==> flow/design.v <==
`timescale 1ns / 1ps
module bpm_from_interval(
    input [31:0] counter, 			   
	 input wire [7:0] default_bpm,   
    output wire [7:0] counted_bpm   
    );
	assign counted_bpm = (counter < 32'd23529 ) ? 254 :  
								(counter < 32'd23622 ) ? 253 :  
								(counter < 32'd23715 ) ? 252 :  
								(counter < 32'd23809 ) ? 251 : 
								(counter < 32'd23904 ) ? 250 :
								(counter < 32'd24000 ) ? 249 :
								(counter < 32'd24096 ) ? 248 :
								(counter < 32'd24193 ) ? 247 :
								(counter < 32'd24291 ) ? 246 :
								(counter < 32'd24390 ) ? 245 :
								(counter < 32'd24489 ) ? 244 :
								(counter < 32'd24590 ) ? 243 :
								(counter < 32'd24691 ) ? 242 :
								(counter < 32'd24793 ) ? 241 :
								(counter < 32'd24896 ) ? 240 :
								(counter < 32'd25000 ) ? 239 :
								(counter < 32'd25104 ) ? 238 :
								(counter < 32'd25210 ) ? 237 :
								(counter < 32'd25316 ) ? 236 :
								(counter < 32'd25423 ) ? 235 :
								(counter < 32'd25531 ) ? 234 :
								(counter < 32'd25641 ) ? 233 :
								(counter < 32'd25751 ) ? 232 :
								(counter < 32'd25862 ) ? 231 :
								(counter < 32'd25974 ) ? 230 :
								(counter < 32'd26086 ) ? 229 :
								(counter < 32'd26200 ) ? 228 :
								(counter < 32'd26315 ) ? 227 :
								(counter < 32'd26431 ) ? 226 :
								(counter < 32'd26548 ) ? 225 :
								(counter < 32'd26666 ) ? 224 :
								(counter < 32'd26785 ) ? 223 :
								(counter < 32'd26905 ) ? 222 :
								(counter < 32'd27027 ) ? 221 :
								(counter < 32'd27149 ) ? 220 :
								(counter < 32'd27272 ) ? 219 :
								(counter < 32'd27397 ) ? 218 :
								(counter < 32'd27522 ) ? 217 :
								(counter < 32'd27649 ) ? 216 :
								(counter < 32'd27777 ) ? 215 :
								(counter < 32'd27906 ) ? 214 :
								(counter < 32'd28037 ) ? 213 :
								(counter < 32'd28169 ) ? 212 :
								(counter < 32'd28301 ) ? 211 :
								(counter < 32'd28436 ) ? 210 :
								(counter < 32'd28571 ) ? 209 :
								(counter < 32'd28708 ) ? 208 :
								(counter < 32'd28846 ) ? 207 :
								(counter < 32'd28985 ) ? 206 :
								(counter < 32'd29126 ) ? 205 :
								(counter < 32'd29268 ) ? 204 :
								(counter < 32'd29411 ) ? 203 :
								(counter < 32'd29556 ) ? 202 :
								(counter < 32'd29702 ) ? 201 :
								(counter < 32'd29850 ) ? 200 :
								(counter < 32'd30000 ) ? 199 :
								(counter < 32'd30150 ) ? 198 :
								(counter < 32'd30303 ) ? 197 :
								(counter < 32'd30456 ) ? 196 :
								(counter < 32'd30612 ) ? 195 :
								(counter < 32'd30769 ) ? 194 :
								(counter < 32'd30927 ) ? 193 :
								(counter < 32'd31088 ) ? 192 :
								(counter < 32'd31250 ) ? 191 :
								(counter < 32'd31413 ) ? 190 :
								(counter < 32'd31578 ) ? 189 :
								(counter < 32'd31746 ) ? 188 :
								(counter < 32'd31914 ) ? 187 :
								(counter < 32'd32085 ) ? 186 :
								(counter < 32'd32258 ) ? 185 :
								(counter < 32'd32432 ) ? 184 :
								(counter < 32'd32608 ) ? 183 :
								(counter < 32'd32786 ) ? 182 :
								(counter < 32'd32967 ) ? 181 :
								(counter < 32'd33149 ) ? 180 :
								(counter < 32'd33333 ) ? 179 :
								(counter < 32'd33519 ) ? 178 :
								(counter < 32'd33707 ) ? 177 :
								(counter < 32'd33898 ) ? 176 :
								(counter < 32'd34090 ) ? 175 :
								(counter < 32'd34285 ) ? 174 :
								(counter < 32'd34482 ) ? 173 :
								(counter < 32'd34682 ) ? 172 :
								(counter < 32'd34883 ) ? 171 :
								(counter < 32'd35087 ) ? 170 :
								(counter < 32'd35294 ) ? 169 :
								(counter < 32'd35502 ) ? 168 :
								(counter < 32'd35714 ) ? 167 :
								(counter < 32'd35928 ) ? 166 :
								(counter < 32'd36144 ) ? 165 :
								(counter < 32'd36363 ) ? 164 :
								(counter < 32'd36585 ) ? 163 :
								(counter < 32'd36809 ) ? 162 :
								(counter < 32'd37037 ) ? 161 :
								(counter < 32'd37267 ) ? 160 :
								(counter < 32'd37500 ) ? 159 :
								(counter < 32'd37735 ) ? 158 :
								(counter < 32'd37974 ) ? 157 :
								(counter < 32'd38216 ) ? 156 :
								(counter < 32'd38461 ) ? 155 :
								(counter < 32'd38709 ) ? 154 :
								(counter < 32'd38961 ) ? 153 :
								(counter < 32'd39215 ) ? 152 :
								(counter < 32'd39473 ) ? 151 :
								(counter < 32'd39735 ) ? 150 :
								(counter < 32'd40000 ) ? 149 :
								(counter < 32'd40268 ) ? 148 :
								(counter < 32'd40540 ) ? 147 :
								(counter < 32'd40816 ) ? 146 :
								(counter < 32'd41095 ) ? 145 :
								(counter < 32'd41379 ) ? 144 :
								(counter < 32'd41666 ) ? 143 :
								(counter < 32'd41958 ) ? 142 :
								(counter < 32'd42253 ) ? 141 :
								(counter < 32'd42553 ) ? 140 :
								(counter < 32'd42857 ) ? 139 :
								(counter < 32'd43165 ) ? 138 :
								(counter < 32'd43478 ) ? 137 :
								(counter < 32'd43795 ) ? 136 :
								(counter < 32'd44117 ) ? 135 :
								(counter < 32'd44444 ) ? 134 :
								(counter < 32'd44776 ) ? 133 :
								(counter < 32'd45112 ) ? 132 :
								(counter < 32'd45454 ) ? 131 :
								(counter < 32'd45801 ) ? 130 :
								(counter < 32'd46153 ) ? 129 :
								(counter < 32'd46511 ) ? 128 :
								(counter < 32'd46875 ) ? 127 :
								(counter < 32'd47244 ) ? 126 :
								(counter < 32'd47619 ) ? 125 :
								(counter < 32'd48000 ) ? 124 :
								(counter < 32'd48387 ) ? 123 :
								(counter < 32'd48780 ) ? 122 :
								(counter < 32'd49180 ) ? 121 :
								(counter < 32'd49586 ) ? 120 :
								(counter < 32'd50000 ) ? 119 :
								(counter < 32'd50420 ) ? 118 :
								(counter < 32'd50847 ) ? 117 :
								(counter < 32'd51282 ) ? 116 :
								(counter < 32'd51724 ) ? 115 :
								(counter < 32'd52173 ) ? 114 :
								(counter < 32'd52631 ) ? 113 :
								(counter < 32'd53097 ) ? 112 :
								(counter < 32'd53571 ) ? 111 :
								(counter < 32'd54054 ) ? 110 :
								(counter < 32'd54545 ) ? 109 :
								(counter < 32'd55045 ) ? 108 :
								(counter < 32'd55555 ) ? 107 :
								(counter < 32'd56074 ) ? 106 :
								(counter < 32'd56603 ) ? 105 :
								(counter < 32'd57142 ) ? 104 :
								(counter < 32'd57692 ) ? 103 :
								(counter < 32'd58252 ) ? 102 :
								(counter < 32'd58823 ) ? 101 :
								(counter < 32'd59405 ) ? 100 :
								(counter < 32'd60000 ) ? 99 :
								(counter < 32'd60606 ) ? 98 :
								(counter < 32'd61224 ) ? 97 :
								(counter < 32'd61855 ) ? 96 :
								(counter < 32'd62500 ) ? 95 :
								(counter < 32'd63157 ) ? 94 :
								(counter < 32'd63829 ) ? 93 :
								(counter < 32'd64516 ) ? 92 :
								(counter < 32'd65217 ) ? 91 :
								(counter < 32'd65934 ) ? 90 :
								(counter < 32'd66666 ) ? 89 :
								(counter < 32'd67415 ) ? 88 :
								(counter < 32'd68181 ) ? 87 :
								(counter < 32'd68965 ) ? 86 :
								(counter < 32'd69767 ) ? 85 :
								(counter < 32'd70588 ) ? 84 :
								(counter < 32'd71428 ) ? 83 :
								(counter < 32'd72289 ) ? 82 :
								(counter < 32'd73170 ) ? 81 :
								(counter < 32'd74074 ) ? 80 :
								(counter < 32'd75000 ) ? 79 :
								(counter < 32'd75949 ) ? 78 :
								(counter < 32'd76923 ) ? 77 :
								(counter < 32'd77922 ) ? 76 :
								(counter < 32'd78947 ) ? 75 :
								(counter < 32'd80000 ) ? 74 :
								(counter < 32'd81081 ) ? 73 :
								(counter < 32'd82191 ) ? 72 :
								(counter < 32'd83333 ) ? 71 :
								(counter < 32'd84507 ) ? 70 :
								(counter < 32'd85714 ) ? 69 :
								(counter < 32'd86956 ) ? 68 :
								(counter < 32'd88235 ) ? 67 :
								(counter < 32'd89552 ) ? 66 :
								(counter < 32'd90909 ) ? 65 :
								(counter < 32'd92307 ) ? 64 :
								(counter < 32'd93750 ) ? 63 :
								(counter < 32'd95238 ) ? 62 :
								(counter < 32'd96774 ) ? 61 :
								(counter < 32'd98360 ) ? 60 :
								(counter < 32'd100000 ) ? 59 :
								(counter < 32'd101694 ) ? 58 :
								(counter < 32'd103448 ) ? 57 :
								(counter < 32'd105263 ) ? 56 :
								(counter < 32'd107142 ) ? 55 :
								(counter < 32'd109090 ) ? 54 :
								(counter < 32'd111111 ) ? 53 :
								(counter < 32'd113207 ) ? 52 :
								(counter < 32'd115384 ) ? 51 :
								(counter < 32'd117647 ) ? 50 :
								(counter < 32'd120000 ) ? 49 :
								(counter < 32'd122448 ) ? 48 :
								(counter < 32'd125000 ) ? 47 :
								(counter < 32'd127659 ) ? 46 :
								(counter < 32'd130434 ) ? 45 :
								(counter < 32'd133333 ) ? 44 :
								(counter < 32'd136363 ) ? 43 :
								(counter < 32'd139534 ) ? 42 :
								(counter < 32'd142857 ) ? 41 :
								(counter < 32'd146341 ) ? 40 :
								(counter < 32'd150000 ) ? 39 :
								(counter < 32'd153846 ) ? 38 :
								(counter < 32'd157894 ) ? 37 :
								(counter < 32'd162162 ) ? 36 :
								(counter < 32'd166666 ) ? 35 :
								(counter < 32'd171428 ) ? 34 :
								(counter < 32'd176470 ) ? 33 :
								(counter < 32'd181818 ) ? 32 :
								(counter < 32'd187500 ) ? 31 :
								(counter < 32'd193548 ) ? 30 : default_bpm;
endmodule
`timescale 1ns / 1ps
module bpmcalculator(
	 input wire clk,  		 	 	  
	 input wire rst,  		 	 	  
	 input wire tick,  		 	 	  
    input wire beat, 				  
	 input wire [7:0] default_bpm,  
    output wire [7:0] bpm_out  	  
    );
	parameter SMALLEST_ALLOWABLE_INTERVAL = 32'd23529;
	parameter LONGEST_ALLOWABLE_INTERVAL = 32'd200000;
	parameter STARTING_BPM = 8'd80; 
	reg [31:0] counter; 
	wire [7:0] counted_bpm; 
	reg [7:0] buffer[0:3]; 
	reg [1:0] oldest_index; 
	reg [9:0] bpm_sum; 
	reg prev_beat; 
	assign bpm_out = bpm_sum[9:2]; 
	bpm_from_interval bfi (
    .counter(counter), 
    .default_bpm(default_bpm), 
    .counted_bpm(counted_bpm)
    );
	always @(posedge clk) begin 
		if (rst) begin 
		bpm_sum <= STARTING_BPM*4; 
		buffer[0] <= STARTING_BPM; 
		buffer[1] <= STARTING_BPM; 
		buffer[2] <= STARTING_BPM; 
		buffer[3] <= STARTING_BPM; 
		counter <= 0; 
		oldest_index <= 0; 
		prev_beat <= 0; 
		end else if (!tick) begin 
		end else if ((counter > LONGEST_ALLOWABLE_INTERVAL) ||    
			 (beat && ~prev_beat && (counter >= SMALLEST_ALLOWABLE_INTERVAL)))   
		begin 
			bpm_sum <= bpm_sum + ({2'b00, counted_bpm} - {2'b00, buffer[oldest_index]}); 
			buffer[oldest_index] <= counted_bpm; 
			oldest_index <= (oldest_index == 3) ? 2'd0 : oldest_index+2'd1; 
			prev_beat <= 1; 
			counter <= 0; 
		end else begin 
			counter <= counter + 1; 
			prev_beat <= beat; 
		end 
	end
endmodule
`timescale 1ns / 1ps
module beatmaker(
	 input clk,
	 input rst,
    input signed [15:0] accel,
    output reg beat
    );
	reg signed [15:0] prev_accel; 
	always @(posedge clk) begin 
		if (rst) begin
			beat <= 0; 
			prev_accel <= 0; 
		end else if ( (accel > 10000 && prev_accel < 10000) || (accel < 10000 && prev_accel > 10000) ) begin
			beat <= ~beat;
			prev_accel <= accel;
		end else begin
			prev_accel <= accel;
		end
	end
endmodule
module BPM_lut(lookup, scaler);
	input [7:0] lookup;
	output [19:0] scaler;
	assign scaler =(lookup == 8'd1)   ? 10000 :
						(lookup == 8'd2)   ? 5000  :
						(lookup == 8'd3)   ? 3333  :
						(lookup == 8'd4)   ? 2500  :
						(lookup == 8'd5)   ? 2000  :
						(lookup == 8'd6)   ? 1667  :
						(lookup == 8'd7)   ? 1429  :
						(lookup == 8'd8)   ? 1250  :
						(lookup == 8'd9)   ? 1111  :
						(lookup == 8'd10)  ? 1000  :
						(lookup == 8'd11)  ? 909   :
						(lookup == 8'd12)  ? 833   : 
						(lookup == 8'd13)  ? 769   :
						(lookup == 8'd14)  ? 714   : 
						(lookup == 8'd15)  ? 667   :
						(lookup == 8'd16)  ? 625   :
						(lookup == 8'd17)  ? 588 :
						(lookup == 8'd18)  ? 556 :
						(lookup == 8'd19)  ? 526 : 
						(lookup == 8'd20)  ? 500 :
						(lookup == 8'd21)  ? 476 : 
						(lookup == 8'd22)  ? 455 :
						(lookup == 8'd23)  ? 435 :
						(lookup == 8'd24)  ? 417 :
						(lookup == 8'd25)  ? 400 :
						(lookup == 8'd26)  ? 385 :
						(lookup == 8'd27)  ? 370 :
						(lookup == 8'd28)  ? 357 :
						(lookup == 8'd29)  ? 345 :
						(lookup == 8'd30)  ? 333 : 
						(lookup == 8'd31)  ? 323 : 
						(lookup == 8'd32)  ? 313 :
						(lookup == 8'd33)  ? 303 :
						(lookup == 8'd34)  ? 294 :
						(lookup == 8'd35)  ? 286 :
						(lookup == 8'd36)  ? 278 :
						(lookup == 8'd37)  ? 270 :
						(lookup == 8'd38)  ? 263 :
						(lookup == 8'd39)  ? 256 :
						(lookup == 8'd40)  ? 250 :
						(lookup == 8'd41)  ? 244 :
						(lookup == 8'd42)  ? 238 :
						(lookup == 8'd43)  ? 233 :
						(lookup == 8'd44)  ? 227 :
						(lookup == 8'd45)  ? 222 :
						(lookup == 8'd46)  ? 217 :
						(lookup == 8'd47)  ? 213 :
						(lookup == 8'd48)  ? 208 :
						(lookup == 8'd49)  ? 204 :
						(lookup == 8'd50)  ? 200 :
						(lookup == 8'd51)  ? 196 :
						(lookup == 8'd52)  ? 192 : 
						(lookup == 8'd53)  ? 189 :
						(lookup == 8'd54)  ? 185 : 
						(lookup == 8'd55)  ? 182 :
						(lookup == 8'd56)  ? 179 :
						(lookup == 8'd57)  ? 175 : 
						(lookup == 8'd58)  ? 172 :
						(lookup == 8'd59)  ? 169 :
						(lookup == 8'd60)  ? 167 :
						(lookup == 8'd61)  ? 164 :
						(lookup == 8'd62)  ? 161 :
						(lookup == 8'd63)  ? 159 :
						(lookup == 8'd64)  ? 156 :
						(lookup == 8'd65)  ? 154 :
						(lookup == 8'd66)  ? 152 :
						(lookup == 8'd67)  ? 149 :
						(lookup == 8'd68)  ? 147 :
						(lookup == 8'd69)  ? 145 :
						(lookup == 8'd70)  ? 143 :
						(lookup == 8'd71)  ? 141 :
						(lookup == 8'd72)  ? 139 :
						(lookup == 8'd73)  ? 137 :
						(lookup == 8'd74)  ? 135 :
						(lookup == 8'd75)  ? 133 :
						(lookup == 8'd76)  ? 132 :
						(lookup == 8'd77)  ? 130 :
						(lookup == 8'd78)  ? 128 :
						(lookup == 8'd79)  ? 127 :
						(lookup == 8'd80)  ? 125 :
						(lookup == 8'd81)  ? 123 :
						(lookup == 8'd82)  ? 122 :
						(lookup == 8'd83)  ? 120 :
						(lookup == 8'd84)  ? 119 :
						(lookup == 8'd85)  ? 118 :
						(lookup == 8'd86)  ? 116 :
						(lookup == 8'd87)  ? 115 :
						(lookup == 8'd88)  ? 114 :
						(lookup == 8'd89)  ? 112 :
						(lookup == 8'd90)  ? 111 :
						(lookup == 8'd91)  ? 110 :
						(lookup == 8'd92)  ? 109 :
						(lookup == 8'd93)  ? 108 :
						(lookup == 8'd94)  ? 106 :
						(lookup == 8'd95)  ? 105 :
						(lookup == 8'd96)  ? 104 : 
						(lookup == 8'd97)  ? 103 :
						(lookup == 8'd98)  ? 102 :
						(lookup == 8'd99)  ? 101 :
						(lookup == 8'd100) ? 100 :
						(lookup == 8'd101) ? 99 : 
						(lookup == 8'd102) ? 98 :
						(lookup == 8'd103) ? 97 :
						(lookup == 8'd104) ? 96 :
						(lookup == 8'd105) ? 95 :
						(lookup == 8'd106) ? 94 :
						(lookup == 8'd107) ? 93 :
						(lookup == 8'd108) ? 93 :
						(lookup == 8'd109) ? 92 :
						(lookup == 8'd110) ? 91 :
						(lookup == 8'd111) ? 90 :
						(lookup == 8'd112) ? 89 :
						(lookup == 8'd113) ? 89 :
						(lookup == 8'd114) ? 88 :
						(lookup == 8'd115) ? 87 :
						(lookup == 8'd116) ? 86 :
						(lookup == 8'd117) ? 85 :
						(lookup == 8'd118) ? 85 :
						(lookup == 8'd119) ? 84 :
						(lookup == 8'd120) ? 83 :
						(lookup == 8'd121) ? 83 :
						(lookup == 8'd122) ? 82 :
						(lookup == 8'd123) ? 81 :
						(lookup == 8'd124) ? 81 :
						(lookup == 8'd125) ? 80 :
						(lookup == 8'd126) ? 79 :
						(lookup == 8'd127) ? 79 :
						(lookup == 8'd128) ? 78 :
						(lookup == 8'd129) ? 78 :
						(lookup == 8'd130) ? 77 :
						(lookup == 8'd131) ? 76 :
						(lookup == 8'd132) ? 76 :
						(lookup == 8'd133) ? 75 :
						(lookup == 8'd134) ? 75 :
						(lookup == 8'd135) ? 74 :
						(lookup == 8'd136) ? 74 :
						(lookup == 8'd137) ? 73 :
						(lookup == 8'd138) ? 72 :
						(lookup == 8'd139) ? 72 : 
						(lookup == 8'd140) ? 71 :
						(lookup == 8'd141) ? 71 :
						(lookup == 8'd142) ? 70 :
						(lookup == 8'd143) ? 70 :
						(lookup == 8'd144) ? 69 :
						(lookup == 8'd145) ? 69 :
						(lookup == 8'd146) ? 68 :
						(lookup == 8'd147) ? 68 :
						(lookup == 8'd148) ? 68 :
						(lookup == 8'd149) ? 67 :
						(lookup == 8'd150) ? 67 :
						(lookup == 8'd151) ? 66 :
						(lookup == 8'd152) ? 66 :
						(lookup == 8'd153) ? 65 :
						(lookup == 8'd154) ? 65 :
						(lookup == 8'd155) ? 65 :
						(lookup == 8'd156) ? 64 :
						(lookup == 8'd157) ? 64 :
						(lookup == 8'd158) ? 63 :
						(lookup == 8'd159) ? 63 :
						(lookup == 8'd160) ? 63 :
						(lookup == 8'd161) ? 62 :
						(lookup == 8'd162) ? 62 :
						(lookup == 8'd163) ? 61 :
						(lookup == 8'd164) ? 61 :
						(lookup == 8'd165) ? 61 : 
						(lookup == 8'd166) ? 60 :
						(lookup == 8'd167) ? 60 :
						(lookup == 8'd168) ? 60 :
						(lookup == 8'd169) ? 59 :
						(lookup == 8'd170) ? 59 :
						(lookup == 8'd171) ? 58 :
						(lookup == 8'd172) ? 58 :
						(lookup == 8'd173) ? 58 :
						(lookup == 8'd174) ? 57 :
						(lookup == 8'd175) ? 57 :
						(lookup == 8'd176) ? 57 :
						(lookup == 8'd177) ? 57 :
						(lookup == 8'd178) ? 56 :
						(lookup == 8'd179) ? 56 :
						(lookup == 8'd180) ? 56 :
						(lookup == 8'd181) ? 55 :
						(lookup == 8'd182) ? 55 :
						(lookup == 8'd183) ? 55 :
						(lookup == 8'd184) ? 54 :
						(lookup == 8'd185) ? 54 :
						(lookup == 8'd186) ? 54 :
						(lookup == 8'd187) ? 53 :
						(lookup == 8'd188) ? 53 :
						(lookup == 8'd189) ? 53 :
						(lookup == 8'd190) ? 53 :
						(lookup == 8'd191) ? 52 :
						(lookup == 8'd192) ? 52 :
						(lookup == 8'd193) ? 52 :
						(lookup == 8'd194) ? 52 :
						(lookup == 8'd195) ? 51 : 
						(lookup == 8'd196) ? 51 :
						(lookup == 8'd197) ? 51 :
						(lookup == 8'd198) ? 51 :
						(lookup == 8'd199) ? 50 :
						(lookup == 8'd200) ? 50 :
						(lookup == 8'd201) ? 50 :
						(lookup == 8'd202) ? 50 :
						(lookup == 8'd203) ? 49 :
						(lookup == 8'd204) ? 49 :
						(lookup == 8'd205) ? 49 :
						(lookup == 8'd206) ? 49 :
						(lookup == 8'd207) ? 48 :
						(lookup == 8'd208) ? 48 :
						(lookup == 8'd209) ? 48 :
						(lookup == 8'd210) ? 48 :
						(lookup == 8'd211) ? 47 :
						(lookup == 8'd212) ? 47 :
						(lookup == 8'd213) ? 47 :
						(lookup == 8'd214) ? 47 :
						(lookup == 8'd215) ? 47 :
						(lookup == 8'd216) ? 46 :
						(lookup == 8'd217) ? 46 :
						(lookup == 8'd218) ? 46 :
						(lookup == 8'd219) ? 46 :
						(lookup == 8'd220) ? 45 :
						(lookup == 8'd221) ? 45 : 
						(lookup == 8'd222) ? 45 :
						(lookup == 8'd223) ? 45 :
						(lookup == 8'd224) ? 45 :
						(lookup == 8'd225) ? 44 :
						(lookup == 8'd226) ? 44 :
						(lookup == 8'd227) ? 44 :
						(lookup == 8'd228) ? 44 :
						(lookup == 8'd229) ? 44 :
						(lookup == 8'd230) ? 43 :
						(lookup == 8'd231) ? 43 :
						(lookup == 8'd232) ? 43 :
						(lookup == 8'd233) ? 43 :
						(lookup == 8'd234) ? 43 :
						(lookup == 8'd235) ? 43 :
						(lookup == 8'd236) ? 42 :
						(lookup == 8'd237) ? 42 :
						(lookup == 8'd238) ? 42 :
						(lookup == 8'd239) ? 42 :
						(lookup == 8'd240) ? 42 :
						(lookup == 8'd241) ? 41 :
						(lookup == 8'd242) ? 41 :
						(lookup == 8'd243) ? 41 :
						(lookup == 8'd244) ? 41 :
						(lookup == 8'd245) ? 41 :
						(lookup == 8'd246) ? 41 :
						(lookup == 8'd247) ? 40 :
						(lookup == 8'd248) ? 40 : 
						(lookup == 8'd249) ? 40 :
						(lookup == 8'd250) ? 40 :
						(lookup == 8'd251) ? 40 :
						(lookup == 8'd252) ? 40 :
						(lookup == 8'd253) ? 40 :
						(lookup == 8'd254) ? 39 :
						(lookup == 8'd255) ? 39 :
						  20'hFFFFF;
endmodule
module BPM_prescaler(CLK, RST, TICK, BPM, slowCLK, slowRise);
	input CLK;
	input RST;
	input TICK;	 
	output slowRise;	 
	input [7:0] BPM;
	output reg slowCLK;
	wire [19:0] scaler;
	BPM_lut U1 (BPM, scaler);
	reg [19:0] counter;  
	wire [19:0] counter_inc = counter + 20'd1;
	assign slowRise = !RST && TICK && !slowCLK && (counter_inc >= scaler/2);
	always @ (posedge CLK) begin
		if (RST) begin
			counter <= 0;
			slowCLK <= 0;
		end else if (TICK) begin
		counter <= counter_inc;
		if (counter_inc >= scaler/2) begin
			counter <= 0;
			slowCLK <= ~slowCLK;
		end
		end
	end
endmodule
module  duration_lut (input [3:0] lookup, output [15:0] duration);
	parameter
		BREVE     			= 16'd48000,		 
		SEMIBREVE			= 16'd24000,		 
		DOTTED_MINIM		= 16'd18000,		 
		MINIM					= 16'd12000,		 
		DOTTED_CROTCHET	= 16'd9000,			 
		CROTCHET 			= 16'd6000,			 
		DOTTED_QUAVER 		= 16'd4500,			 
		QUAVER  				= 16'd3000,			 
		TUPLET				= 16'd2000,			 
		SEMIQUAVER			= 16'd1500,			 
		UNDEF					= 16'd1000;			 
	assign duration = (lookup == 4'd1)  ? SEMIQUAVER 	   :
						   (lookup == 4'd2)  ? TUPLET			   :
							(lookup == 4'd3)  ? QUAVER			   :
							(lookup == 4'd4)  ? DOTTED_QUAVER   :
							(lookup == 4'd5)  ? CROTCHET		   :
							(lookup == 4'd6)  ? DOTTED_CROTCHET :
							(lookup == 4'd7)  ? MINIM			   :
							(lookup == 4'd8)  ? DOTTED_MINIM	   :
							(lookup == 4'd9)  ? SEMIBREVE		   :
							(lookup == 4'd10) ? BREVE			   :
							    UNDEF			   ;
endmodule
module timing_controller (CLK, RST, TICK, BPM, MODE, NOTE, START, EN, DONE);
	input 				 CLK; 	 
	input 				 RST; 	 
	input 				 TICK; 	 
	input [1:0]		   MODE;		 
	input [3:0]			NOTE;		 
	input 			  START;     
	input [7:0] 	 	 BPM;		 
	output reg 			  EN;		 
	wire [15:0]	  DURATION;		 
	output reg 			DONE;		 
	reg [15:0] counter;
	parameter
		NORMAL   = 2'b00,
		STACCATO = 2'b01,
		SLURRED  = 2'b10,
		BPM_COMM = 2'b11;
	duration_lut dur_lut_blk (NOTE[3:0],  DURATION);
	wire slowCLK, slowRise;
	BPM_prescaler bpm_pre_blk (CLK, RST, TICK, BPM, slowCLK, slowRise);
	always @ (posedge CLK) begin
		if (RST) begin
			EN 	  <= 1;
			counter <= 0;
			DONE 	  <= 0;
		end else if (slowRise && START) begin
			DONE <= 0;
			counter <= counter + 1;
			case (MODE) 
				NORMAL  : begin if (counter <= DURATION/128*125) EN <= 1; else EN <= 0; end
				STACCATO: begin if (counter <= DURATION/128*102) EN <= 1; else EN <= 0; end
				SLURRED : begin if (counter <= DURATION)         EN <= 1; end
			endcase
			if (counter == DURATION) begin
				counter <= 0;
				DONE <= 1;
			end
		end
	end
endmodule
module sin_lut (input [5:0] lookup, output [7:0] value);
	assign value = (lookup == 6'd0)  ? 128 :
						(lookup == 6'd1)  ? 140 :
						(lookup == 6'd2)  ? 152 :
						(lookup == 6'd3)  ? 165 :
						(lookup == 6'd4)  ? 176 :
						(lookup == 6'd5)  ? 188 :
						(lookup == 6'd6)  ? 198 :
						(lookup == 6'd7)  ? 208 :
						(lookup == 6'd8)  ? 218 :
						(lookup == 6'd9)  ? 226 :
						(lookup == 6'd10) ? 234 :
						(lookup == 6'd11) ? 240 :
						(lookup == 6'd12) ? 245 :
						(lookup == 6'd13) ? 250 :
						(lookup == 6'd14) ? 253 :
						(lookup == 6'd15) ? 254 :
						(lookup == 6'd16) ? 255 :
						(lookup == 6'd17) ? 254 :
						(lookup == 6'd18) ? 253 :
						(lookup == 6'd19) ? 250 :
						(lookup == 6'd20) ? 245 :
						(lookup == 6'd21) ? 240 :
						(lookup == 6'd22) ? 234 :
						(lookup == 6'd23) ? 226 :
						(lookup == 6'd24) ? 218 :
						(lookup == 6'd25) ? 208 :
						(lookup == 6'd26) ? 198 :
						(lookup == 6'd27) ? 188 :
						(lookup == 6'd28) ? 176 : 
						(lookup == 6'd29) ? 165 : 
						(lookup == 6'd30) ? 152 :
						(lookup == 6'd31) ? 140 :
						(lookup == 6'd32) ? 128 :
						(lookup == 6'd33) ? 115 :
						(lookup == 6'd34) ? 103 :
						(lookup == 6'd35) ? 90  :
						(lookup == 6'd36) ? 79  :
						(lookup == 6'd37) ? 67  :
						(lookup == 6'd38) ? 57  : 
						(lookup == 6'd39) ? 47  :
						(lookup == 6'd40) ? 37  :
						(lookup == 6'd41) ? 29  :
						(lookup == 6'd42) ? 21  :
						(lookup == 6'd43) ? 15  :
						(lookup == 6'd44) ? 10  :
						(lookup == 6'd45) ? 5   :
						(lookup == 6'd46) ? 2   :
						(lookup == 6'd47) ? 1   :
						(lookup == 6'd48) ? 0   :
						(lookup == 6'd49) ? 1   :
						(lookup == 6'd50) ? 2   : 
						(lookup == 6'd51) ? 5   :
						(lookup == 6'd52) ? 10  :
						(lookup == 6'd53) ? 15  :
						(lookup == 6'd54) ? 21  :
						(lookup == 6'd55) ? 29  :
						(lookup == 6'd56) ? 37  :
						(lookup == 6'd57) ? 47  :
						(lookup == 6'd58) ? 57  :
						(lookup == 6'd59) ? 67  :
						(lookup == 6'd60) ? 79  : 
						(lookup == 6'd61) ? 90  : 
						(lookup == 6'd62) ? 103 :
						(lookup == 6'd63) ? 115 :
						  0  ;
endmodule
module tone_lut64 (input [5:0] tone, output [13:0] sixty_fourth_period);
	parameter
				REST= 14'd1000,	 
				C3  = 14'd11945,
				C3S = 14'd11275,
				D3  = 14'd10642,
				D3S = 14'd10045,
				E3  = 14'd9481,
				F3  = 14'd8949,
				F3S = 14'd8446,
				G3  = 14'd7972,
				G3S = 14'd7525,
				A3  = 14'd7103,
				A3S = 14'd6704,
				B3  = 14'd6328,
				C4  = 14'd5973,
				C4S = 14'd5638,
				D4  = 14'd5321,
				D4S = 14'd5022,
				E4  = 14'd4741,
				F4  = 14'd4475,
				F4S = 14'd4223,
				G4  = 14'd3986,
				G4S = 14'd3763,
				A4  = 14'd3552,
				A4S = 14'd3352,
				B4  = 14'd3164,
				C5  = 14'd2987,
				C5S = 14'd2819,
				D5  = 14'd2661,
				D5S = 14'd2511,
				E5  = 14'd2370,
				F5  = 14'd2237,
				F5S = 14'd2112,
				G5  = 14'd1993,
				G5S = 14'd1882,
				A5  = 14'd1776,
				A5S = 14'd1676,
				B5  = 14'd1582,
				C6  = 14'd1493,
				C6S = 14'd1410,
				D6  = 14'd1331,
				D6S = 14'd1256,
				E6  = 14'd1185,
				F6  = 14'd1119,
				F6S = 14'd1056,
				G6  = 14'd997,
				G6S = 14'd941,
				A6  = 14'd888,
				A6S = 14'd838,
				B6  = 14'd791;
	assign sixty_fourth_period =
										(tone == 6'd0)  ? REST:
									   (tone == 6'd1)  ? C3  :
									   (tone == 6'd2)  ? C3S :
									   (tone == 6'd3)  ? D3  :
										(tone == 6'd4)  ? D3S :
										(tone == 6'd5)  ? E3  :
										(tone == 6'd6)  ? F3  :
										(tone == 6'd7)  ? F3S :
										(tone == 6'd8)  ? G3  :
										(tone == 6'd9)  ? G3S :
										(tone == 6'd10)  ? A3  :
										(tone == 6'd11) ? A3S :
										(tone == 6'd12) ? B3  :
										(tone == 6'd13) ? C4  :
										(tone == 6'd14) ? C4S :
										(tone == 6'd15) ? D4  :
										(tone == 6'd16) ? D4S :
										(tone == 6'd17) ? E4  :
										(tone == 6'd18) ? F4  :
										(tone == 6'd19) ? F4S :
										(tone == 6'd20) ? G4  :
										(tone == 6'd21) ? G4S :
										(tone == 6'd22) ? A4  :
										(tone == 6'd23) ? A4S :
										(tone == 6'd24) ? B4  :
										(tone == 6'd25) ? C5  :
										(tone == 6'd26) ? C5S :
										(tone == 6'd27) ? D5  :
										(tone == 6'd28) ? D5S :
										(tone == 6'd29) ? E5  :
										(tone == 6'd30) ? F5  :
										(tone == 6'd31) ? F5S :
										(tone == 6'd32) ? G5  :
										(tone == 6'd33) ? G5S :
										(tone == 6'd34) ? A5  :
										(tone == 6'd35) ? A5S :
										(tone == 6'd36) ? B5  :
										(tone == 6'd37) ? C6  :
										(tone == 6'd38) ? C6S :
										(tone == 6'd39) ? D6  :
										(tone == 6'd40) ? D6S :
										(tone == 6'd41) ? E6  :
										(tone == 6'd42) ? F6  :
										(tone == 6'd43) ? F6S :
										(tone == 6'd44) ? G6  :
										(tone == 6'd45) ? G6S :
										(tone == 6'd46) ? A6  :
										(tone == 6'd47) ? A6S :
										(tone == 6'd48) ? B6  :
										   0 ;
endmodule
module pwm (input CLK, input RST, input [7:0] duty, input [3:0] VOL, output P);
	reg [11:0] counter;
	reg [11:0] latched_comp;
	assign P = (counter[11:0] < latched_comp) ? 1 : 0;
	always @ (posedge CLK) begin
		if (RST) begin
		counter <= 0;
		latched_comp <= 0;
		end else begin
		counter <= counter + 1;
		if (counter == 12'hFFF) begin
			latched_comp <= VOL*duty;
		end
		end
	end	
endmodule
module tone(CLK, RST, TONE, EN, VOL, P);
	input 				 CLK;		 
	input 				 RST;		 
	input 		[5:0] TONE; 	 
	input					  EN;		 
	input			[3:0]  VOL;		 
	output 					P;		 
	reg [5:0] lookup_value;		 
	wire [13:0] 	 period;			 
	wire [7:0] 	  duty_cmp;
	reg [13:0] 		counter;			 
	parameter TONE_MAX = 6'd48;
	pwm pwm_block (CLK, RST, duty_cmp, VOL, P);
	tone_lut64 tone_lut_block (TONE, period);
	sin_lut sin_lut_block (lookup_value, duty_cmp);
	parameter counter_max = 14'd11945;
	always @(posedge CLK) begin
		if (RST) begin
			counter <= 0;
			lookup_value <= 0;
		end else if (EN && (VOL != 4'h0) && (TONE != 6'd0 && TONE <= TONE_MAX)) begin
			counter <= counter + 1;
			if (counter > counter_max) counter <= 0;
			if (counter >= period) begin
				counter <= 14'd0;
				lookup_value <= lookup_value + 1;
			end	
		end
	end
endmodule
module byte_to_BCD(input [7:0] bin, output reg [11:0] BCD);
   reg [19:0] shift;
   integer i;
   always @(*)
   begin
      shift[19:8] = 0;
      shift[7:0] = bin;
      for (i=0; i<8; i=i+1) begin
         if (shift[11:8] >= 5)
            shift[11:8] = shift[11:8] + 3;
         if (shift[15:12] >= 5)
            shift[15:12] = shift[15:12] + 3;
         if (shift[19:16] >= 5)
            shift[19:16] = shift[19:16] + 3;
         shift = shift << 1;
      end
		BCD[11:0] = shift[19:8];
   end
endmodule
module bcdtoseg(nLT, nRBI, A3, A2, A1, A0, nBI,
				nRBO, nA, nB, nC, nD, nE, nF, nG);
	input  nLT, nRBI, A3, A2, A1, A0, nBI;
	output nRBO, nA, nB, nC, nD, nE, nF, nG;
	wire  [3:0] SEGIN;
	reg   [6:0] nSEGOUT;
	assign   SEGIN[3] = A3;
	assign   SEGIN[2] = A2;
	assign   SEGIN[1] = A1;
	assign   SEGIN[0] = A0;
	assign   nA = nSEGOUT[6];
	assign   nB = nSEGOUT[5];
	assign   nC = nSEGOUT[4];
	assign   nD = nSEGOUT[3];
	assign   nE = nSEGOUT[2];
	assign   nF = nSEGOUT[1];
	assign   nG = nSEGOUT[0];
	assign nRBO = ~(~nBI || (~nRBI && (SEGIN == 4'd0) && nLT));
	always @ (nRBO or nLT or SEGIN) begin
		if (~nRBO) begin
			nSEGOUT = ~7'b0000000; 
		end else if (~nLT) begin
			nSEGOUT = ~7'b1111111; 
		end else begin 
			case (SEGIN)
				4'd0:     nSEGOUT = ~7'b1111110; 
				4'd1:     nSEGOUT = ~7'b0110000;
				4'd2:     nSEGOUT = ~7'b1101101;
				4'd3:     nSEGOUT = ~7'b1111001;
				4'd4:     nSEGOUT = ~7'b0110011;
				4'd5:     nSEGOUT = ~7'b1011011;
				4'd6:     nSEGOUT = ~7'b1011111;
				4'd7:     nSEGOUT = ~7'b1110000;
				4'd8:     nSEGOUT = ~7'b1111111;
				4'd9:     nSEGOUT = ~7'b1111011;
				4'hF:		 nSEGOUT = ~7'b1100111;	 
				default:  nSEGOUT = ~7'b0000000;
			endcase
		end
	end
endmodule
module display(CLK, RST, BPM, PLAY, SEGA, SEGD);
	input 			CLK;		 
	input 			RST;		 
	input [7:0]		BPM;		 
	input 		  PLAY;		 
	output reg [3:0] 	SEGA; 		 
	output [7:0] 	SEGD; 		    
	wire [11:0] BCD;
	reg [3:0]			CURRENT_DIG; 
	byte_to_BCD btb_blk (BPM, BCD);
	bcdtoseg seg_disp_blk (1'b1, 1'b1, CURRENT_DIG[3], CURRENT_DIG[2], CURRENT_DIG[1], CURRENT_DIG[0], 1'b1,  
				, SEGD[7], SEGD[6], SEGD[5], SEGD[4], SEGD[3], SEGD[2], SEGD[1]);
	assign SEGD[0] = 1;
	reg [16:0] waveCount;
	wire [16:0] waveNext = waveCount + 17'd1;
	parameter
		KHZ_WAVE = 17'd100000,  
		DISP_D0  = ~4'b0001,
		DISP_D1  = ~4'b0010,
		DISP_D2  = ~4'b0100,
		DISP_D3  = ~4'b1000,
		DISP_OFF = ~4'b0000;
	always @(posedge CLK) begin
		if (RST) begin
		waveCount <= 0;
		SEGA <= ~4'h0;
		CURRENT_DIG[3:0] <= 4'h0;
		end else begin
		waveCount <= waveNext;
	if (waveNext < KHZ_WAVE/4) begin
			if (~PLAY)  begin
				SEGA <= DISP_D0;
				CURRENT_DIG <= 4'hF;
			end else begin
				SEGA <= DISP_OFF;
				CURRENT_DIG <= 4'd0;
			end
		end else if (waveNext < KHZ_WAVE/2) begin
			SEGA <= DISP_D1;
			CURRENT_DIG <= BCD[11:8];
		end else if (waveNext < KHZ_WAVE*3/4) begin
			SEGA <= DISP_D2;
			CURRENT_DIG <= BCD[7:4];
		end else if (waveNext < KHZ_WAVE)begin
			SEGA <= DISP_D3;
			CURRENT_DIG <= BCD[3:0];		
		end else 
			waveCount <= 0;
		end
	end
endmodule
`timescale 1ns / 1ps
module double_thermometer(
    input signed [15:0] accel,
    output wire [7:0] out
    );
	 assign out = 	(accel == 16'd0)     ? 8'b00011000 :
						(accel < -16'd24576) ? 8'b10000000 : 
						(accel < -16'd16384) ? 8'b01000000 : 
						(accel < -16'd8192 ) ? 8'b00100000 : 
						(accel <  16'd0    ) ? 8'b00010000 : 
						(accel <  16'd8192 ) ? 8'b00001000 : 
						(accel <  16'd16384) ? 8'b00000100 : 
						(accel <  16'd24576) ? 8'b00000010 : 8'b00000001;
endmodule
`timescale 1ns / 1ps
module audio_core(
	input clk,          
	input rst,          
	input tick,         
	input tick_1m,      
	input [15:0] accel_z,     
	input accel_valid,        
	output wire beat,   
	output [7:0] LED,   
	input PB_PLY, 	     
	input [3:0]  VOL,	  
	output P,		     
	output [3:0] SEGA,  
	output [7:0] SEGD,  
	output [7:0] BPM,   
	input [15:0] DATA,	  
	output note_req,      
	output song_end       
	);
	parameter
		NORMAL   = 2'b00,
		STACCATO = 2'b01,
		SLURRED  = 2'b10,
		BPM_COMM = 2'b11;
	reg [15:0] accel_out;        
	wire  [1:0] MODE;    
	wire  [3:0] NOTE;	   
	wire  [5:0] TONE;	   
	wire        DONE;   
	wire 	  END_SONG;
	wire 			  EN;
	reg PLAY;
	wire [7:0] DEFAULT_BPM = 8'd80;  
	reg LATCH_PB_PLY;      
	always @(posedge clk) begin
		if (rst) begin
			PLAY <= 0;
			LATCH_PB_PLY <= 0;
		end else begin
			if (PB_PLY && ~LATCH_PB_PLY)
				PLAY <= ~PLAY;
			LATCH_PB_PLY <= PB_PLY;
		end
	end
	always @ (posedge clk) begin
		if (rst)
			accel_out <= 0;
		else if (accel_valid)
			accel_out <= accel_z; 
	end
	assign MODE 	 = (DATA[15:14] == BPM_COMM) ? NORMAL :  DATA[15:14];
	assign NOTE 	 = (DATA[15:14] == BPM_COMM) ? 4'b0	 :  DATA[3:0];
	assign TONE 	 = DATA[13:8];
	assign END_SONG = PLAY && (DATA[15:14] == BPM_COMM) && (DATA[7:0] == 0);
	assign song_end = END_SONG;
	assign note_req = DONE & PLAY;
	double_thermometer LED_display (
		.accel(accel_out), 
		.out(LED)
		);
	beatmaker bm (
		 .clk(clk), 
		 .rst(rst),
		 .accel(accel_out), 
		 .beat(beat)
		 );
	bpmcalculator bpmcalc (
		.clk(clk), 
		.rst(rst),
		.tick(tick),
		.beat(beat), 
		.default_bpm(DEFAULT_BPM),
		.bpm_out(BPM)
	);
	timing_controller timing_ctrl_blk (clk, rst, tick_1m, BPM, MODE, NOTE, PLAY, EN, DONE);
	display  disp_blk (clk, rst, BPM, PLAY, SEGA, SEGD);
	tone     tone_blk (clk, rst, TONE, EN & PLAY ,VOL, P);
endmodule
[Tool chain data of audio_core]
What the tools print for audio_core, step after step.
Line numbers count from 1 in the design file above.
Operators: Yosys type, input widths -> output width; for muxes data width and select width s.
Cell names lack the library's common part.
A cell with - has no value.
Design
  top module: audio_core
  clock port: clk
  library: sky130hd
  corner: tt_025C_1v80

[After elaboration]
Counts by Yosys on the flattened word-level netlist (proc, flatten, opt, wreduce; memories kept). Print and check cells are left out. Cells with the same type and inputs are merged into one.
Yosys's memory passes give these memory sizes; they may raise the number of words (mostly to a power of two), join words into wider ones and drop unused or constant bits.
Storage and ports
  latch bits: 0
  bits in read-only memories: 112
  bits of input ports: 42
  word-level cells: 1419
  memories: 2
  output and inout port bits: 32
  RAM bits: 32
  register bits after elaboration: 188
Memories
  (no name shown): depth 16, bits a word 7, line 911  | case (SEGIN)
  bpmcalc.buffer: depth 4, bits a word 8, line 247  | reg [7:0] buffer[0:3];
Operators by class
  equal/unequal tests: 383
  order comparisons: 268
  divide/modulo/power cells: 0
  add/sub/neg operators: 28
  multiply operators: 3
  muxes and demuxes: 675
  shift operators: 0
  bitwise gates (word level): 7
  reductions and logical operators: 32
Operators with widths (number)
  $mux 20: 256
  $lt 32x16->1 const B: 92
  $lt 32x15->1 const B: 72
  $lt 32x17->1 const B: 46
  $mux 8: 171
  $eq 8x8->1 const B: 128
  $mux 7: 129
  $eq 8x7->1 const B: 64
  $lt 32x18->1 const B: 15
  $mux 14: 26
  $eq 6x6->1 const B: 49
  $eq 8x6->1 const B: 32
  $eq 6x5->1 const B: 32
  $mux 16: 11
  $mux 11: 12
  $eq 8x5->1 const B: 16
  $mul 9x7->16 const B: 1
  $mux 4: 25
  $eq 6x4->1 const B: 16
  $mux 12: 8
  $mul 9x6->15 const B: 1
  $mux 17: 4
  $lt 16x15->1 const B: 4
  $le 16x32->1: 2
  $eq 8x4->1 const B: 8
  $ge 4x3->1 const B: 15
  $mux 10: 5
  $lt 16x16->1 const B: 3
Other operator kinds: 64; their cells: 153.

[Logic depth]
Longest topological path by Yosys (ltp), each cell counted once; first at word level (registers and memories cut), then after technology mapping (sequential cells cut; the memories' decode and read muxes count).
Depth
  depth after elaboration: 260
  ABC_AREA: 0
  mapped depth: 33
  depth with buffers taken out: 32

[Mapped cells and area]
Yosys stat after the flow's synthesis: flattened, memories mapped to cells. It holds for the ABC_AREA given above (unset counts as 0); a run with the other value may have another netlist.
Synthesis totals
  flip-flops: 229
  chip area (Yosys): 28109.5 um2
  cell count: 3930
  buffer cells: 296
  sequential part of the area: 4904.7 um2
Cell types
  dfxtp_1: number 197, area in all 3.94E+03 um2
  ha_1: number 223, area in all 2.79E+03 um2
  a21oi_1: number 367, area in all 1.84E+03 um2
  o21ai_0: number 340, area in all 1.7E+03 um2
  nor2_1: number 410, area in all 1.54E+03 um2
  nand2_1: number 334, area in all 1.25E+03 um2
  fa_1: number 50, area in all 1000.96 um2
  edfxtp_1: number 32, area in all 960.922 um2
  clkbuf_1: number 214, area in all 803.27 um2
  xnor2_1: number 79, area in all 691.914 um2
  inv_1: number 183, area in all 686.909 um2
  nand3_1: number 114, area in all 570.547 um2
  nor3_1: number 93, area in all 465.446 um2
  nand2b_1: number 73, area in all 456.688 um2
  nor2b_1: number 72, area in all 450.432 um2
  xor2_1: number 51, area in all 446.678 um2
  a21o_1: number 58, area in all 435.418 um2
  mux2i_1: number 40, area in all 400.384 um2
Not listed: further types 94, cells in them 1000.
The figures by module come from a second, unflattened synthesis with its own total; it is not the netlist above.
Second synthesis, totals
  cells (unflattened synthesis): 4109
  area total of the unflattened synthesis: 30050.1 um2
Rows give one instance, submodules left out.
By module
  bpm_from_interval: seq. area 0.0 um2, instances 1, cells 1107, area 6185.9 um2
  bpmcalculator: seq. area 1901.8 um2, instances 1, cells 446, area 4357.9 um2
  timing_controller: seq. area 360.3 um2, instances 1, cells 491, area 4267.8 um2
  BPM_lut: seq. area 0.0 um2, instances 1, cells 522, area 3054.2 um2
  pwm: seq. area 480.5 um2, instances 1, cells 252, area 2104.5 um2
  BPM_prescaler: seq. area 420.4 um2, instances 1, cells 233, area 1785.5 um2
  display: seq. area 500.5 um2, instances 1, cells 205, area 1781.7 um2
  tone: seq. area 400.4 um2, instances 1, cells 168, area 1378.8 um2
  tone_lut64: seq. area 0.0 um2, instances 1, cells 168, area 1151.1 um2
  byte_to_BCD: seq. area 0.0 um2, instances 1, cells 151, area 1076.0 um2
  sin_lut: seq. area 0.0 um2, instances 1, cells 126, area 823.3 um2
  audio_core: seq. area 360.3 um2, instances 1, cells 72, area 714.4 um2
  beatmaker: seq. area 340.3 um2, instances 1, cells 61, area 679.4 um2
  bcdtoseg: seq. area 0.0 um2, instances 1, cells 41, area 296.5 um2
Modules not listed: 2.

[Path before layout]
OpenSTA on the mapped netlist: ideal clock, no wires. The path of least setup slack (recovery checks aside). Input and output delay are each 20% of the period. Register names are those of the netlist, which keeps one name where synthesis merged equal registers.
Path after synthesis
  path kind: in2reg
  start: input port DATA[0]
  end: register timing_ctrl_blk.EN
  input delay: 2.000 ns
  time at the first pin: 2.000 ns
  data arrival time: 7.723 ns
  setup time: 0.122 ns
  setup slack: 2.154 ns
  stages on the path: 27
  data required time: 9.878 ns
  path buffers: 1
  delay of the path: 5.845 ns
  period: 10.0 ns
  period reached after synthesis: 7.846 ns
"delay of the path" is the arrival time less input delay plus setup time.
"stages on the path" counts driving pins, that of a launching flip-flop among them; a cell with two outputs on the path counts twice.
"period reached after synthesis" = period - worst setup slack (recovery checks aside). The figure is calculated, with input and output delays left at 20% of the set period.
The rows between start and end are the longest chain of elaborated cells between them; the timing report does not say that the signal goes this way. Where chains are equally long, one stands for them.
Each line given opens the expression or statement behind the cell; cells for indexed reads and writes are added by Yosys, which also makes memories of some case tables.
A register here has more assigning lines than the two given.
On the way, after synthesis
  cells stage by stage: clkbuf_1 -> nor2_1 -> nand2_1 -> a211oi_1 -> inv_1 -> fa_1 -> fa_1 -> inv_1 -> fa_1 -> inv_1 -> fa_1 -> ha_1 -> o21ai_0 -> a21oi_1 -> o21ai_0 -> a21oi_1 -> o21ai_0 -> a21oi_1 -> o21a_1 -> nor2_1 -> o21ai_0 -> xnor2_1 -> ha_1 -> nand4_1 -> or3_1 -> a21oi_1 -> o31ai_1
  cells in the longest elaborated chain: 16
  elaborated cells on any way between the ends: 32
  RTL lines with such cells: 15
  those cells by class: mul: 2; compare: 3; eq/ne: 11; mux: 15; reduce/logical: 1
Ends and longest elaborated chain, after synthesis
  start: declaration: line 1009  | input [15:0] DATA,
  $mux 4: line 1045  | assign NOTE = (DATA[15:14] == BPM_COMM) ? 4'b0 : DATA[3:0];
  $eq 4x4->1: line 609  | (lookup == 4'd10) ? BREVE :
  $mux 16: line 609
  $mux 16: line 608  | (lookup == 4'd9) ? SEMIBREVE :
  $mux 16: line 607  | (lookup == 4'd8) ? DOTTED_MINIM :
  $mux 16: line 606  | (lookup == 4'd7) ? MINIM :
  $mux 16: line 605  | (lookup == 4'd6) ? DOTTED_CROTCHET :
  (+2 left out)
  $mux 16: line 602  | (lookup == 4'd3) ? QUAVER :
  $mux 16: line 601  | (lookup == 4'd2) ? TUPLET :
  $mux 16: line 600  | assign duration = (lookup == 4'd1) ? SEMIQUAVER :
  $mul 9x6->15: line 642  | STACCATO: begin if (counter <= DURATION/128*102) EN <= 1; else EN <= 0; end
  $le 16x32->1: line 642
  $mux 1: line 642
  $pmux 1 s3: line 640  | case (MODE)
  end: assignment: line 641  | NORMAL : begin if (counter <= DURATION/128*125) EN <= 1; else EN <= 0; end
  end: assignment: line 642
  end: declaration: line 620  | output reg EN;

[Path in the finished layout]
Path of least setup slack in the final report of run 1 (OpenROAD, finished layout, wires in). Where an end is a register, its clock arrival counts in the times.
Path post-layout
  path kind: reg2reg
  start: register bpmcalc.counter[4]
  end: register bpmcalc.bpm_sum[9]
  time at the first pin: 0.61 ns
  data required time: 5.35 ns
  period: 4.79 ns
  setup time: 0.07 ns
  data arrival time: 6.63 ns
  stages on the path: 31
  setup slack: -1.28 ns
  path buffers: 4
The rows between start and end are the longest chain of elaborated cells between them; the timing report does not say that the signal goes this way. Where chains are equally long, one stands for them.
A register here has more assigning lines than the two given.
On the way, post-layout
  cells stage by stage: dfxtp_4 -> buf_6 -> buf_6 -> nor3_2 -> buf_4 -> nand2_1 -> nor2_4 -> o21ai_1 -> a311o_1 -> nand2_1 -> nand4_1 -> a31oi_1 -> buf_4 -> a21oi_4 -> o211ai_4 -> inv_1 -> ha_2 -> inv_2 -> fa_2 -> ha_4 -> a21o_1 -> a21oi_2 -> o21bai_2 -> a21oi_2 -> o21bai_1 -> a21oi_2 -> o21bai_1 -> a21oi_1 -> xor2_1 -> or3_1 -> a21oi_2
  cells in the longest elaborated chain: 228
  elaborated cells on any way between the ends: 457
  RTL lines with such cells: 228
  those cells by class: add/sub: 2; compare: 227; mux: 225; reduce/logical: 3
Ends and longest elaborated chain, post-layout
  start: declaration: line 245  | reg [31:0] counter;
  start: assignment: line 264  | counter <= 0;
  start: assignment: line 277  | counter <= counter + 1;
  $lt 32x18->1: line 231  | (counter < 32'd193548 ) ? 30 : default_bpm;
  $mux 7: line 231
  $mux 7: line 230  | (counter < 32'd187500 ) ? 31 :
  $mux 7: line 229  | (counter < 32'd181818 ) ? 32 :
  $mux 7: line 228  | (counter < 32'd176470 ) ? 33 :
  $mux 7: line 227  | (counter < 32'd171428 ) ? 34 :
  $mux 7: line 226  | (counter < 32'd166666 ) ? 35 :
  (+214 left out)
  $mux 8: line 11  | (counter < 32'd23904 ) ? 250 :
  $mux 8: line 10  | (counter < 32'd23809 ) ? 251 :
  $mux 8: line 9  | (counter < 32'd23715 ) ? 252 :
  $mux 8: line 8  | (counter < 32'd23622 ) ? 253 :
  $mux 8: line 7  | assign counted_bpm = (counter < 32'd23529 ) ? 254 :
  $sub 8x8->9: line 271  | bpm_sum <= bpm_sum + ({2'b00, counted_bpm} - {2'b00, buffer[oldest_index]});
  $add 10x10->10: line 271
  end: assignment: line 259  | bpm_sum <= STARTING_BPM*4;
  end: assignment: line 271
  end: declaration: line 249  | reg [9:0] bpm_sum;

Measured results for audio_core: 4 stored runs of the Yosys and OpenROAD flow on sky130hd. The settings differ; the order carries no meaning. The constraints put input and output delay at 20% of the set period each and load the outputs with 0.01 pF.
"achieved clock period (ns)" is the run's clock period less its worst setup slack. It is reckoned from that one timing run; input and output delays stay at 20% of the period that was set.
"worst setup path time (ns)" is the time allowed to the run's worst setup path (the clock period less input and output delay, where it has them) less its slack. Clock arrival times count: a late capture clock shortens it, a late launch clock lengthens it.
"finish__power__total": no workload was simulated; the value follows from the tool's default switching activity.

Flow files of run 1
==> flow/run.sh <==
#!/bin/bash
# the make line also repeats the synthesis and layout settings of config.mk as NAME=value (left out here)
make -C /OpenROAD-flow-scripts/flow DESIGN_CONFIG=/design/flow/config.mk WORK_HOME=/design/flow/orfs CLKGATE_MAP_FILE= finish
==> flow/config.mk <==
export PLATFORM = sky130hd
export DESIGN_NAME = audio_core
export DESIGN_NICKNAME = audio_core
export VERILOG_FILES = /design/flow/design.v
export SDC_FILE = /design/flow/constraint.sdc
export NUM_CORES = 4
export LEC_CHECK = 0
export ABC_AREA = 0
export CAP_MARGIN = 20
export CORE_MARGIN = 2
export CORE_UTILIZATION = 27
export CTS_CLUSTER_SIZE = 55
export GPL_TIMING_DRIVEN = 1
export MIN_ROUTING_LAYER = met2
export PLACE_DENSITY_LB_ADDON = 0.05
export SLEW_MARGIN = 20
export TNS_END_PERCENT = 70
==> flow/constraint.sdc <==
create_clock -name core_clock -period 4.79 [get_ports {clk}]
set_input_delay 0.9580 -clock core_clock [delete_from_list [all_inputs] [get_ports {clk}]]
set_output_delay 0.9580 -clock core_clock [all_outputs]
set_load 0.01 [all_outputs]

report of run 1
yosys chip area after synthesis (um^2): 28109.5
finish__design__die__area: 106707.0
finish__design__instance__area__stdcell: 45084.5
finish__design__instance__utilization: 0.4362
finish__timing__setup__ws: -1.277
finish__timing__setup__tns: -18.806
finish__timing__hold__ws: 0.460
finish__power__total: 6.715e-03
achieved clock period (ns): 6.067
worst setup path time (ns): 6.07
worst setup path kind: reg2reg

Flow files of run 2
==> flow/run.sh <==
#!/bin/bash
# the make line also repeats the synthesis and layout settings of config.mk as NAME=value (left out here)
make -C /OpenROAD-flow-scripts/flow DESIGN_CONFIG=/design/flow/config.mk WORK_HOME=/design/flow/orfs CLKGATE_MAP_FILE= finish
==> flow/config.mk <==
export PLATFORM = sky130hd
export DESIGN_NAME = audio_core
export DESIGN_NICKNAME = audio_core
export VERILOG_FILES = /design/flow/design.v
export SDC_FILE = /design/flow/constraint.sdc
export NUM_CORES = 4
export LEC_CHECK = 0
export CAP_MARGIN = 0
export CELL_PAD_IN_SITES_DETAIL_PLACEMENT = 2
export CELL_PAD_IN_SITES_GLOBAL_PLACEMENT = 3
export CORE_MARGIN = 2
export CORE_UTILIZATION = 40
export GPL_ROUTABILITY_DRIVEN = 1
export HOLD_SLACK_MARGIN = 0.3
export MAX_ROUTING_LAYER = met4
export SLEW_MARGIN = 20
export TNS_END_PERCENT = 55
==> flow/constraint.sdc <==
create_clock -name core_clock -period 10.2 [get_ports {clk}]
set_input_delay 2.0400 -clock core_clock [delete_from_list [all_inputs] [get_ports {clk}]]
set_output_delay 2.0400 -clock core_clock [all_outputs]
set_load 0.01 [all_outputs]

report of run 2
yosys chip area after synthesis (um^2): 28109.5
finish__design__die__area: 72409.4
finish__design__instance__area__stdcell: 30551.8
finish__design__instance__utilization: 0.4378
finish__timing__setup__ws: 1.221
finish__timing__setup__tns: 0.000
finish__timing__hold__ws: 0.485
finish__power__total: 2.789e-03
achieved clock period (ns): 8.979
worst setup path time (ns): 6.94
worst setup path kind: in2reg

Flow files of run 3
==> flow/run.sh <==
#!/bin/bash
# the make line also repeats the synthesis and layout settings of config.mk as NAME=value (left out here)
make -C /OpenROAD-flow-scripts/flow DESIGN_CONFIG=/design/flow/config.mk WORK_HOME=/design/flow/orfs CLKGATE_MAP_FILE= finish
==> flow/config.mk <==
export PLATFORM = sky130hd
export DESIGN_NAME = audio_core
export DESIGN_NICKNAME = audio_core
export VERILOG_FILES = /design/flow/design.v
export SDC_FILE = /design/flow/constraint.sdc
export NUM_CORES = 4
export LEC_CHECK = 0
export CAP_MARGIN = 20
export CORE_MARGIN = 2
export CORE_UTILIZATION = 35
export PLACE_DENSITY = 0.55
export SETUP_SLACK_MARGIN = 0.41
export SLEW_MARGIN = 20
==> flow/constraint.sdc <==
create_clock -name core_clock -period 8.64 [get_ports {clk}]
set_input_delay 1.7280 -clock core_clock [delete_from_list [all_inputs] [get_ports {clk}]]
set_output_delay 1.7280 -clock core_clock [all_outputs]
set_load 0.01 [all_outputs]

report of run 3
yosys chip area after synthesis (um^2): 28109.5
finish__design__die__area: 82595.9
finish__design__instance__area__stdcell: 31041.0
finish__design__instance__utilization: 0.3916
finish__timing__setup__ws: 1.068
finish__timing__setup__tns: 0.000
finish__timing__hold__ws: 0.468
finish__power__total: 3.173e-03
achieved clock period (ns): 7.572
worst setup path time (ns): 5.84
worst setup path kind: in2reg

Flow files of run 4
==> flow/run.sh <==
#!/bin/bash
# the make line also repeats the synthesis and layout settings of config.mk as NAME=value (left out here)
make -C /OpenROAD-flow-scripts/flow DESIGN_CONFIG=/design/flow/config.mk WORK_HOME=/design/flow/orfs CLKGATE_MAP_FILE= finish
==> flow/config.mk <==
export PLATFORM = sky130hd
export DESIGN_NAME = audio_core
export DESIGN_NICKNAME = audio_core
export VERILOG_FILES = /design/flow/design.v
export SDC_FILE = /design/flow/constraint.sdc
export NUM_CORES = 4
export LEC_CHECK = 0
export CAP_MARGIN = 20
export CORE_MARGIN = 2
export CORE_UTILIZATION = 35
export PLACE_DENSITY = 0.55
export SLEW_MARGIN = 20
==> flow/constraint.sdc <==
create_clock -name core_clock -period 10.0 [get_ports {clk}]
set_input_delay 2.0000 -clock core_clock [delete_from_list [all_inputs] [get_ports {clk}]]
set_output_delay 2.0000 -clock core_clock [all_outputs]
set_load 0.01 [all_outputs]

report of run 4
yosys chip area after synthesis (um^2): 28109.5
finish__design__die__area: 82595.9
finish__design__instance__area__stdcell: 30895.9
finish__design__instance__utilization: 0.3898
finish__timing__setup__ws: 1.522
finish__timing__setup__tns: 0.000
finish__timing__hold__ws: 0.472
finish__power__total: 2.854e-03
achieved clock period (ns): 8.478
worst setup path time (ns): 6.48
worst setup path kind: in2reg
